==> flow/design.v <==
`timescale 1ns / 1ps
module cordic_sin_cos
(
    input clk,
    input reset_n,
    input i_call,
    input [31:0] i_data,
    output o_done,
    output [31:0] o_cos,
    output [31:0] o_sin
);
cordic_sin_cos_core u_sin_cos (
    .clk     ( clk ),
    .reset_n ( reset_n ),
    .i_call  ( i_call ),
    .i_data  ( i_data ),
    .o_done  ( o_done ),
    .o_cos   ( o_cos ),
    .o_sin   ( o_sin )
);
endmodule
module cordic_sin_cos_core(
    clk,
    reset_n,
    i_call,
    i_data,
    o_done,
    o_cos,
    o_sin
);
     input clk;
     input reset_n;
	 input i_call; 
	 input signed [31:0] i_data;
	 output o_done;
	 output signed [31:0] o_cos;
	 output signed [31:0] o_sin;	 
	 function [31:0] atan;
	    input [3:0] idx;
	    case( idx )
	       4'd0: atan = 32'd2949120;  4'd1: atan = 32'd1740992;  4'd2: atan = 32'd919872;  4'd3: atan = 32'd466944;
	       4'd4: atan = 32'd234368;   4'd5: atan = 32'd117312;   4'd6: atan = 32'd58688;   4'd7: atan = 32'd29312;
	       4'd8: atan = 32'd14656;    4'd9: atan = 32'd7360;     4'd10: atan = 32'd3648;   4'd11: atan = 32'd1856;
	       4'd12: atan = 32'd896;     4'd13: atan = 32'd448;     4'd14: atan = 32'd256;    default: atan = 32'd128;
	    endcase
	 endfunction
	 reg signed [31:0]x,y,tx,ty,deg,rcos,rsin;
	 reg [7:0]i,seg;
	 reg isdone,isnegcos,isnegsin,isswap;
	 always @ ( posedge clk or negedge reset_n )
	 if( !reset_n )
	 begin
	    { x,y,deg,rcos,rsin } <= { 32'd0,32'd0,32'd0,32'd0,32'd0};
		i <= 8'd0;
		{ isdone,isnegcos,isnegsin,isswap } <= { 1'b0,1'b0,1'b0,1'b0 };
	 end
	 else if( i_call )
	 case( i )       
  	    0:
		begin
		   seg = i_data / 90;
		   if( seg == 0 ) 
		   begin 
		   	  deg <= i_data; 
		   	  isnegcos <= 0; 
		   	  isnegsin <= 0; 
		   	  isswap <= 0; 
		   end
		   else if( seg == 1 ) 
		   begin 
		   	  deg <= i_data - 90; 
		   	  isnegcos <= 1; 
		   	  isnegsin <= 0; 
		   	  isswap <= 1; 
		   end
		   else if( seg == 2 ) 
		   begin 
		   	  deg <= i_data - 180; 
		   	  isnegcos <= 1; 
		   	  isnegsin <= 1; 
		   	  isswap <= 0; 
		   end
		   else if( seg == 3 ) 
		   begin 
		   	  deg <= i_data - 270; 
		   	  isnegcos <= 0; 
		   	  isnegsin <= 1; 
		   	  isswap <= 1;  
		   end 
		   i <= i + 1'b1;
	    end		 
		1:
		begin 
		   x <= 32'd39797; 
		   y <= 32'd0; 
		   deg <= deg << 16; 
		   i <= i + 1'b1; 
		end					 
		2,3,4,5,6,7,8,9,10,11,12,13,14,15,16,17:
		if( deg > 0 )
		begin
		   ty = y >>> i-2;
		   tx = x >>> i-2;
		   x <= x - ty;
		   y <= y + tx;
		   deg <= deg - atan(i-2);
		   i <= i + 1'b1;
		end
		else
		begin
		   ty = y >>> i-2;
		   tx = x >>> i-2;
		   x <= x + ty ;
		   y <= y - tx ;
		   deg <= deg + atan(i-2);
		   i <= i + 1'b1;
		end
		18:
		begin 
		   {rcos,rsin} <= isswap ? { y,x } : { x,y }; 
		   i <= i + 1'b1; 
		end			
		19:
		begin 
		   isdone <= 1'b1; 
		   i <= i + 1'b1; 
		end		
		20:
		begin 
		   isdone <= 1'b0; 
		   i <= 8'd0; 
		end		   
	 endcase
	 assign o_done = isdone;
	 assign o_cos = isnegcos ? -(rcos) : rcos;
	 assign o_sin = isnegsin ? -(rsin) : rsin;
endmodule
# From RTL to reports: cordic_sin_cos
# Module cordic_sin_cos before and after one edit of its RTL, step after step.
# "before" refers to lines of the RTL above, "after" to lines of the edited file.
# "change": "after" minus "before" as printed here.
# Not given: --
[setup] top="cordic_sin_cos" clock="clk" cell_library="sky130hd" corner="tt_025C_1v80"

# The edit
# Unified diff, file above to edited file.
# The edit is scripted: it alters the design's behaviour and was not made to optimise anything.
# begin of diff
@@ -104,5 +104,5 @@
 		   x <= x - ty;
 		   y <= y + tx;
-		   deg <= deg - atan(i-2);
+		   deg <= deg + atan(i-2);
 		   i <= i + 1'b1;
 		end
# end of diff

# Word-level counts
# Yosys after proc, flatten, opt, wreduce and memory -nomap, before mapping. Memory bits, and registers merged into a memory's read port (data or address), are not among the register bits. Print and check cells are not counted.
# Memory sizes are those after Yosys's memory passes, which may raise the word count (mostly to a power of two), join words into wider ones and drop unused or constant bits.
[bits] item="ff_bits" before=172 after=172 change=0
[bits] item="latchBits" before=0 after=0 change=0
[bits] item="mem_bits_rw" before=0 after=0 change=0
[bits] item="mem_bits_ro" before=512 after=512 change=0
[bits] item="clocked_rd_ports_x_width" before=0 after=0 change=0
[bits] item="memories" before=2 after=2 change=0
[bits] item="input_bits" before=35 after=35 change=0
[bits] item="word_cells" before=100 after=100 change=0
[op_classes] item="n_addsub" before=13 after=13 change=0
[op_classes] item="multipliers" before=0 after=0 change=0
[op_classes] item="div_mod_pow" before=1 after=1 change=0
[op_classes] item="n_cmp" before=1 after=1 change=0
[op_classes] item="eq_ne" before=24 after=24 change=0
[op_classes] item="shifts" before=2 after=2 change=0
[op_classes] item="n_mux" before=32 after=32 change=0
[op_classes] item="logic" before=0 after=0 change=0
[op_classes] item="reduce_and_logical" before=15 after=15 change=0
[memory_table] item="mem_shapes" before="16x16 r1 w0; 16x16 r1 w0" after="16x16 r1 w0; 16x16 r1 w0"
[op_table] op="adder 32 bit" before=3 after=4 change=1
[op_table] op="subtractor 32 bit" before=3 after=2 change=-1
[op_table] op="2-to-1 mux 32 bit" before=15 after=15 change=0
[op_table] op="2-to-1 mux 1 bit" before=11 after=11 change=0
[op_table] op="== test 8 x 4 -> 1 bit with constant B" before=8 after=8 change=0
[op_table] op="== test 8 x 5 -> 1 bit with constant B" before=5 after=5 change=0
[op_table] op="== test 8 x 2 -> 1 bit with constant B" before=4 after=4 change=0
[op_table] op="== test 8 x 3 -> 1 bit with constant B" before=4 after=4 change=0
[op_table] op="AND reduction 2 bit" before=4 after=4 change=0
[op_table] op="nonzero test 2 bit" before=3 after=3 change=0
[op_table] op="== test 8 x 1 -> 1 bit with constant B" before=2 after=2 change=0
[op_table] op="zero test 8 bit" before=2 after=2 change=0
[op_table] op="negation 32 bit" before=2 after=2 change=0
[op_table] op="parallel mux 32 bit (select 2 bit)" before=2 after=2 change=0
[op_table] op="AND reduction 3 bit" before=2 after=2 change=0
[op_table] op=">>> shifter 32 x 32 -> 32 bit" before=2 after=2 change=0
[op_table] op="adder 8 x 1 -> 8 bit with constant B" before=1 after=1 change=0
[op_table] op="divider 32 x 8 -> 32 bit with constant B" before=1 after=1 change=0
[op_table] op="> comparator 32 x 1 -> 1 bit with constant B" before=1 after=1 change=0
[op_table] op="2-to-1 mux 64 bit" before=1 after=1 change=0
[op_table] op="!= test 5 x 1 -> 1 bit with constant B" before=1 after=1 change=0
[op_table] op="parallel mux 1 bit (select 2 bit)" before=1 after=1 change=0
[op_table] op="parallel mux 32 bit (select 3 bit)" before=1 after=1 change=0
[op_table] op="parallel mux 8 bit (select 2 bit)" before=1 after=1 change=0
[op_table] op="nonzero test 3 bit" before=1 after=1 change=0
[op_table] op="nonzero test 4 bit" before=1 after=1 change=0
[op_table] op="OR reduction 16 bit" before=1 after=1 change=0
[op_table] op="OR reduction 20 bit" before=1 after=1 change=0
# The list need not be complete.

# Depth
# Depth = most cells in a row (Yosys ltp): at word level without a register or memory, in the mapped netlist without a sequential cell, where the memories' decode and read muxes count.
[logic_depth] item="depth_word" before=7 after=7 change=0
[logic_depth] item="abc_area" before="0" after="0"
[logic_depth] item="depth_mapped" before=101 after=104 change=3
[logic_depth] item="depth_no_buf" before=80 after=84 change=4

# Synthesis result
# The flow's flattened synthesis, as Yosys stat reports it; memories are mapped. The netlist is that of the ABC_AREA named above (0 if unset); the other value can give another one.
[mapped] item="stdcells" before=3904 after=3660 change=-244
[mapped] item="yosys_area_um2" before=28348.4 after=27563.9 change=-784.5
[mapped] item="ff_cells" before=172 after=172 change=0
[mapped] item="n_buf" before=235 after=242 change=7
[types] cell_type="sky130_fd_sc_hd__nor2_1" before=359 after=282 change=-77
[types] cell_type="sky130_fd_sc_hd__a21oi_1" before=288 after=230 change=-58
[types] cell_type="sky130_fd_sc_hd__clkbuf_1" before=174 after=129 change=-45
[types] cell_type="sky130_fd_sc_hd__nand2_1" before=451 after=409 change=-42
[types] cell_type="sky130_fd_sc_hd__o21ai_0" before=363 after=333 change=-30
[types] cell_type="sky130_fd_sc_hd__o221ai_1" before=14 after=40 change=26
[types] cell_type="sky130_fd_sc_hd__buf_6" before=3 after=28 change=25
[types] cell_type="sky130_fd_sc_hd__buf_4" before=10 after=30 change=20
[types] cell_type="sky130_fd_sc_hd__o21ai_1" before=42 after=60 change=18
[types] cell_type="sky130_fd_sc_hd__o22ai_1" before=40 after=22 change=-18
[types] cell_type="sky130_fd_sc_hd__xnor2_1" before=255 after=238 change=-17
[types] cell_type="sky130_fd_sc_hd__mux2_2" before=30 after=47 change=17
[types] cell_type="sky130_fd_sc_hd__o211ai_1" before=55 after=40 change=-15
[types] cell_type="sky130_fd_sc_hd__a221oi_1" before=28 after=15 change=-13
[types] cell_type="sky130_fd_sc_hd__a31oi_1" before=45 after=33 change=-12
[types] cell_type="sky130_fd_sc_hd__nand4_1" before=40 after=29 change=-11
[types] cell_type="sky130_fd_sc_hd__ha_1" before=110 after=101 change=-9
[types] cell_type="sky130_fd_sc_hd__o31ai_1" before=48 after=56 change=8
# The list need not be complete.
# By module: a second synthesis without flattening, with its own total; a netlist apart from the flattened one above.
[unflattened] item="hier_cells" before=3875 after=3683 change=-192
[unflattened] item="hier_area_um2" before=28511.1 after=28086.9 change=-424.2
# Rows give one instance, submodules left out.
[modules_before] module="cordic_sin_cos_core" n_inst=1 cells=3875 mod_area_um2=28511.1
[modules_before] module="cordic_sin_cos" n_inst=1 cells=0 mod_area_um2=0.0
[modules_after] module="cordic_sin_cos_core" n_inst=1 cells=3683 mod_area_um2=28086.9
[modules_after] module="cordic_sin_cos" n_inst=1 cells=0 mod_area_um2=0.0

# Path before layout
# Path of least setup slack by OpenSTA after synthesis, without wires, with an ideal clock, recovery checks aside; 20% of the period is set as input and as output delay. Where synthesis merged equal registers, the netlist keeps one of their names.
[synth_timing] item="path_kind" before="input to register" after="input to register"
[synth_timing] item="startpoint" before="in i_data[3]" after="in i_data[18]"
[synth_timing] item="endpoint" before="reg u_sin_cos.deg[14]" after="reg u_sin_cos.deg[16]"
[synth_timing] item="tclk_ps" before=30000 after=30000 change=0
[synth_timing] item="input_delay_ps" before=6000 after=6000 change=0
[synth_timing] item="setup_ps" before=127 after=82 change=-45
[synth_timing] item="arrival_time_ps" before=26511 after=26065 change=-446
[synth_timing] item="t_required_ps" before=29873 after=29918 change=45
[synth_timing] item="path_slack_ps" before=3362 after=3852 change=490
[synth_timing] item="path_delay_ps" before=20638 after=20147 change=-491
[synth_timing] item="stages" before=93 after=92 change=-1
[synth_timing] item="period_less_setup_slack_ps" before=26638 after=26148 change=-490
# "path_delay_ps" is the arrival time less input delay plus setup time.
# "stages": output pins that drive a net of the path, with the launching flip-flop's if there is one; two outputs of one cell count as two.
# "period_less_setup_slack_ps" is the clock period less the worst setup slack; recovery checks do not enter. This is arithmetic on one report: input and output delays are still those of the set period (20% each).
# The rows between start and end are the longest chain of elaborated cells between them; the timing report does not say that the signal goes this way. Where chains are equally long, one stands for them.
# A line is the first line of the expression or statement that the cell stems from. Yosys adds cells for indexed reads and writes and turns some case tables into memories.
# At most two assigning lines are given for a register; there are more.
[synth_between_before] path_cell_list="sky130_fd_sc_hd__buf_2 -> sky130_fd_sc_hd__inv_1 -> sky130_fd_sc_hd__ha_1 -> sky130_fd_sc_hd__and4bb_1 -> sky130_fd_sc_hd__nand3_2 -> sky130_fd_sc_hd__o32a_1 -> sky130_fd_sc_hd__and2_1 -> sky130_fd_sc_hd__buf_2 -> sky130_fd_sc_hd__or4_1 -> sky130_fd_sc_hd__a21boi_2 -> sky130_fd_sc_hd__or2_1 -> sky130_fd_sc_hd__buf_4 -> sky130_fd_sc_hd__nor2_2 -> sky130_fd_sc_hd__o311ai_4 -> sky130_fd_sc_hd__mux2_1 -> sky130_fd_sc_hd__o21a_1 -> sky130_fd_sc_hd__or4_4 -> sky130_fd_sc_hd__nand2_1 -> [... 57 more ...] -> sky130_fd_sc_hd__clkbuf_1 -> sky130_fd_sc_hd__o211ai_1 -> sky130_fd_sc_hd__o211ai_4 -> sky130_fd_sc_hd__a21oi_1 -> sky130_fd_sc_hd__clkbuf_1 -> sky130_fd_sc_hd__clkbuf_1 -> sky130_fd_sc_hd__ha_1 -> sky130_fd_sc_hd__nand2_1 -> sky130_fd_sc_hd__nand2b_1 -> sky130_fd_sc_hd__a21oi_1 -> sky130_fd_sc_hd__a311o_1 -> sky130_fd_sc_hd__nor2_1 -> sky130_fd_sc_hd__a211oi_4 -> sky130_fd_sc_hd__a31o_1 -> sky130_fd_sc_hd__a2111o_1 -> sky130_fd_sc_hd__xnor2_1 -> sky130_fd_sc_hd__a221oi_1 -> sky130_fd_sc_hd__nor2_1" elab_chain_len=7
[synth_lines_before] item="start, declared" line_no=7 text="input [31:0] i_data,"
[synth_lines_before] item="divider 32 x 8 -> 32 bit" line_no=61 text="seg = i_data / 90;"
[synth_lines_before] item="== test 8 x 2 -> 1 bit" line_no=83 text="else if( seg == 3 )"
[synth_lines_before] item="2-to-1 mux 32 bit" line_no=83
[synth_lines_before] item="2-to-1 mux 32 bit" line_no=76 text="else if( seg == 2 )"
[synth_lines_before] item="2-to-1 mux 32 bit" line_no=69 text="else if( seg == 1 )"
[synth_lines_before] item="2-to-1 mux 32 bit" line_no=62 text="if( seg == 0 )"
[synth_lines_before] item="parallel mux 32 bit (select 3 bit)" line_no=58 text="case( i )"
[synth_lines_before] item="end, assigned" line_no=64 text="deg <= i_data;"
[synth_lines_before] item="end, assigned" line_no=71 text="deg <= i_data - 90;"
[synth_lines_before] item="end, declared" line_no=47 text="reg signed [31:0]x,y,tx,ty,deg,rcos,rsin;"
[synth_between_after] path_cell_list="sky130_fd_sc_hd__buf_6 -> sky130_fd_sc_hd__or4_1 -> sky130_fd_sc_hd__or4_4 -> sky130_fd_sc_hd__or4b_4 -> sky130_fd_sc_hd__o2bb2ai_2 -> sky130_fd_sc_hd__nor4_4 -> sky130_fd_sc_hd__a211oi_1 -> sky130_fd_sc_hd__o211a_1 -> sky130_fd_sc_hd__buf_6 -> sky130_fd_sc_hd__o211a_1 -> sky130_fd_sc_hd__nor4_2 -> sky130_fd_sc_hd__nor2_1 -> sky130_fd_sc_hd__mux2_4 -> sky130_fd_sc_hd__a211oi_2 -> sky130_fd_sc_hd__a211oi_2 -> sky130_fd_sc_hd__or3_1 -> sky130_fd_sc_hd__buf_6 -> sky130_fd_sc_hd__o2111ai_1 -> [... 56 more ...] -> sky130_fd_sc_hd__o31ai_1 -> sky130_fd_sc_hd__mux2i_1 -> sky130_fd_sc_hd__or2_1 -> sky130_fd_sc_hd__buf_4 -> sky130_fd_sc_hd__inv_1 -> sky130_fd_sc_hd__ha_1 -> sky130_fd_sc_hd__inv_1 -> sky130_fd_sc_hd__nor2_1 -> sky130_fd_sc_hd__nand3_1 -> sky130_fd_sc_hd__a31o_2 -> sky130_fd_sc_hd__o311ai_4 -> sky130_fd_sc_hd__nand3_4 -> sky130_fd_sc_hd__or3_1 -> sky130_fd_sc_hd__buf_2 -> sky130_fd_sc_hd__or2_1 -> sky130_fd_sc_hd__buf_4 -> sky130_fd_sc_hd__buf_6 -> sky130_fd_sc_hd__o22ai_1" elab_chain_len=7
[synth_lines_after] item="start, declared" line_no=7 text="input [31:0] i_data,"
[synth_lines_after] item="divider 32 x 8 -> 32 bit" line_no=61 text="seg = i_data / 90;"
[synth_lines_after] item="== test 8 x 2 -> 1 bit" line_no=83 text="else if( seg == 3 )"
[synth_lines_after] item="2-to-1 mux 32 bit" line_no=83
[synth_lines_after] item="2-to-1 mux 32 bit" line_no=76 text="else if( seg == 2 )"
[synth_lines_after] item="2-to-1 mux 32 bit" line_no=69 text="else if( seg == 1 )"
[synth_lines_after] item="2-to-1 mux 32 bit" line_no=62 text="if( seg == 0 )"
[synth_lines_after] item="parallel mux 32 bit (select 3 bit)" line_no=58 text="case( i )"
[synth_lines_after] item="end, assigned" line_no=64 text="deg <= i_data;"
[synth_lines_after] item="end, assigned" line_no=71 text="deg <= i_data - 90;"
[synth_lines_after] item="end, declared" line_no=47 text="reg signed [31:0]x,y,tx,ty,deg,rcos,rsin;"

# Path in the finished layout
# From the final timing report of each run of pair A: the path of least setup slack in the routed layout; clock arrival at registers is part of the times.
# The path's times are printed in steps of 10 ps; the period is the one set.
[layout_timing] item="path_kind" before="input to register" after="input to register"
[layout_timing] item="startpoint" before="in i_data[14]" after="in i_data[17]"
[layout_timing] item="endpoint" before="reg u_sin_cos.deg[13]" after="reg u_sin_cos.deg[22]"
[layout_timing] item="tclk_ps" before=29100 after=29100 change=0
[layout_timing] item="input_delay_ps" before=5820 after=5820 change=0
[layout_timing] item="setup_ps" before=110 after=140 change=30
[layout_timing] item="arrival_time_ps" before=28350 after=28130 change=-220
[layout_timing] item="t_required_ps" before=29460 after=29420 change=-40
[layout_timing] item="path_slack_ps" before=1110 after=1290 change=180
[layout_timing] item="stages" before=82 after=88 change=6
# The rows between start and end are the longest chain of elaborated cells between them; the timing report does not say that the signal goes this way. Where chains are equally long, one stands for them.
# At most two assigning lines are given for a register; there are more.
[layout_between_before] path_cell_list="sky130_fd_sc_hd__clkdlybuf4s50_1 -> sky130_fd_sc_hd__nor4_2 -> sky130_fd_sc_hd__nand4_1 -> sky130_fd_sc_hd__o211a_1 -> sky130_fd_sc_hd__o21ai_2 -> sky130_fd_sc_hd__a211oi_2 -> sky130_fd_sc_hd__or3_1 -> sky130_fd_sc_hd__or3_1 -> sky130_fd_sc_hd__mux2i_2 -> sky130_fd_sc_hd__o2111ai_1 -> sky130_fd_sc_hd__and3_1 -> sky130_fd_sc_hd__or2_1 -> sky130_fd_sc_hd__a21oi_1 -> sky130_fd_sc_hd__nor2_1 -> sky130_fd_sc_hd__a21oi_1 -> sky130_fd_sc_hd__a21oi_4 -> sky130_fd_sc_hd__buf_4 -> sky130_fd_sc_hd__o211ai_2 -> [... 46 more ...] -> sky130_fd_sc_hd__o311ai_0 -> sky130_fd_sc_hd__o221ai_1 -> sky130_fd_sc_hd__a21o_1 -> sky130_fd_sc_hd__o211ai_1 -> sky130_fd_sc_hd__o211ai_4 -> sky130_fd_sc_hd__a21oi_2 -> sky130_fd_sc_hd__ha_1 -> sky130_fd_sc_hd__nand2_1 -> sky130_fd_sc_hd__nor4b_1 -> sky130_fd_sc_hd__a311o_1 -> sky130_fd_sc_hd__nor2_1 -> sky130_fd_sc_hd__a211oi_4 -> sky130_fd_sc_hd__buf_4 -> sky130_fd_sc_hd__nor3b_4 -> sky130_fd_sc_hd__o221ai_2 -> sky130_fd_sc_hd__xnor2_1 -> sky130_fd_sc_hd__a221oi_1 -> sky130_fd_sc_hd__nor2_1" elab_chain_len=7
[layout_lines_before] item="start, declared" line_no=7 text="input [31:0] i_data,"
[layout_lines_before] item="divider 32 x 8 -> 32 bit" line_no=61 text="seg = i_data / 90;"
[layout_lines_before] item="== test 8 x 2 -> 1 bit" line_no=83 text="else if( seg == 3 )"
[layout_lines_before] item="2-to-1 mux 32 bit" line_no=83
[layout_lines_before] item="2-to-1 mux 32 bit" line_no=76 text="else if( seg == 2 )"
[layout_lines_before] item="2-to-1 mux 32 bit" line_no=69 text="else if( seg == 1 )"
[layout_lines_before] item="2-to-1 mux 32 bit" line_no=62 text="if( seg == 0 )"
[layout_lines_before] item="parallel mux 32 bit (select 3 bit)" line_no=58 text="case( i )"
[layout_lines_before] item="end, assigned" line_no=64 text="deg <= i_data;"
[layout_lines_before] item="end, assigned" line_no=71 text="deg <= i_data - 90;"
[layout_lines_before] item="end, declared" line_no=47 text="reg signed [31:0]x,y,tx,ty,deg,rcos,rsin;"
[layout_between_after] path_cell_list="sky130_fd_sc_hd__clkdlybuf4s50_1 -> sky130_fd_sc_hd__or4_1 -> sky130_fd_sc_hd__or4_4 -> sky130_fd_sc_hd__or4b_4 -> sky130_fd_sc_hd__o2bb2ai_2 -> sky130_fd_sc_hd__nor4_4 -> sky130_fd_sc_hd__a211oi_1 -> sky130_fd_sc_hd__o211a_2 -> sky130_fd_sc_hd__o211a_1 -> sky130_fd_sc_hd__nor3_2 -> sky130_fd_sc_hd__o21ba_1 -> sky130_fd_sc_hd__o22ai_1 -> sky130_fd_sc_hd__a21oi_2 -> sky130_fd_sc_hd__buf_4 -> sky130_fd_sc_hd__mux2i_2 -> sky130_fd_sc_hd__nor2_1 -> sky130_fd_sc_hd__o2111ai_1 -> sky130_fd_sc_hd__o21ai_1 -> [... 52 more ...] -> sky130_fd_sc_hd__xnor2_1 -> sky130_fd_sc_hd__o31ai_1 -> sky130_fd_sc_hd__mux2i_1 -> sky130_fd_sc_hd__or2_1 -> sky130_fd_sc_hd__inv_1 -> sky130_fd_sc_hd__ha_1 -> sky130_fd_sc_hd__inv_1 -> sky130_fd_sc_hd__nor2_1 -> sky130_fd_sc_hd__nand3_1 -> sky130_fd_sc_hd__a31o_2 -> sky130_fd_sc_hd__o311ai_4 -> sky130_fd_sc_hd__nand3_4 -> sky130_fd_sc_hd__buf_4 -> sky130_fd_sc_hd__nor3_2 -> sky130_fd_sc_hd__or3_1 -> sky130_fd_sc_hd__a21oi_1 -> sky130_fd_sc_hd__xnor2_1 -> sky130_fd_sc_hd__o221ai_1" elab_chain_len=7
[layout_lines_after] item="start, declared" line_no=7 text="input [31:0] i_data,"
[layout_lines_after] item="divider 32 x 8 -> 32 bit" line_no=61 text="seg = i_data / 90;"
[layout_lines_after] item="== test 8 x 2 -> 1 bit" line_no=83 text="else if( seg == 3 )"
[layout_lines_after] item="2-to-1 mux 32 bit" line_no=83
[layout_lines_after] item="2-to-1 mux 32 bit" line_no=76 text="else if( seg == 2 )"
[layout_lines_after] item="2-to-1 mux 32 bit" line_no=69 text="else if( seg == 1 )"
[layout_lines_after] item="2-to-1 mux 32 bit" line_no=62 text="if( seg == 0 )"
[layout_lines_after] item="parallel mux 32 bit (select 3 bit)" line_no=58 text="case( i )"
[layout_lines_after] item="end, assigned" line_no=64 text="deg <= i_data;"
[layout_lines_after] item="end, assigned" line_no=71 text="deg <= i_data - 90;"
[layout_lines_after] item="end, declared" line_no=47 text="reg signed [31:0]x,y,tx,ty,deg,rcos,rsin;"

# Layout results
# Runs of the flow (Yosys, OpenROAD) on both versions; the two runs of a pair have the same settings. The constraints put input and output delay at 20% of the set period each and load the outputs with 0.01 pF.
[flow_settings_pair_A] period_ns=29.1 CAP_MARGIN=20 CORE_MARGIN=2 CORE_UTILIZATION=40 SLEW_MARGIN=20
[results_pair_A] item="post_synth_area_um2" before=28348.4 after=27563.9 change=-784.5
[results_pair_A] item="die_area_um2" before=73016.1 after=71024.9 change=-1991.2
[results_pair_A] item="stdcell_area_um2" before=31724.2 after=30264.0 change=-1460.2
[results_pair_A] item="finish.utilization_frac" before=0.452 after=0.442 change=-0.010
[results_pair_A] item="fin_ws_ps" before=1110 after=1286 change=176
[results_pair_A] item="timing.setup.tns_ps" before=0 after=0 change=0
[results_pair_A] item="worst_hold_slack_ps" before=468 after=456 change=-12
[results_pair_A] item="achievedPeriod_ps" before=27990 after=27814 change=-176
[flow_settings_pair_B] CAP_MARGIN=15 CELL_PAD_IN_SITES_DETAIL_PLACEMENT=2 CORE_ASPECT_RATIO=1.24 CORE_UTILIZATION=33 period_ns=30.6 CORE_MARGIN=2 SLEW_MARGIN=20
[results_pair_B] item="post_synth_area_um2" before=28348.4 after=27563.9 change=-784.5
[results_pair_B] item="die_area_um2" before=88277.9 after=85869.2 change=-2408.7
[results_pair_B] item="stdcell_area_um2" before=32050.7 after=30685.7 change=-1365.0
[results_pair_B] item="finish.utilization_frac" before=0.377 after=0.369 change=-0.008
[results_pair_B] item="fin_ws_ps" before=-1667 after=-861 change=806
[results_pair_B] item="timing.setup.tns_ps" before=-41821 after=-21515 change=20306
[results_pair_B] item="worst_hold_slack_ps" before=492 after=466 change=-26
[results_pair_B] item="achievedPeriod_ps" before=32267 after=31461 change=-806
# "achievedPeriod_ps" = clock period - worst setup slack. The figure is calculated, with input and output delays left at 20% of the set period.
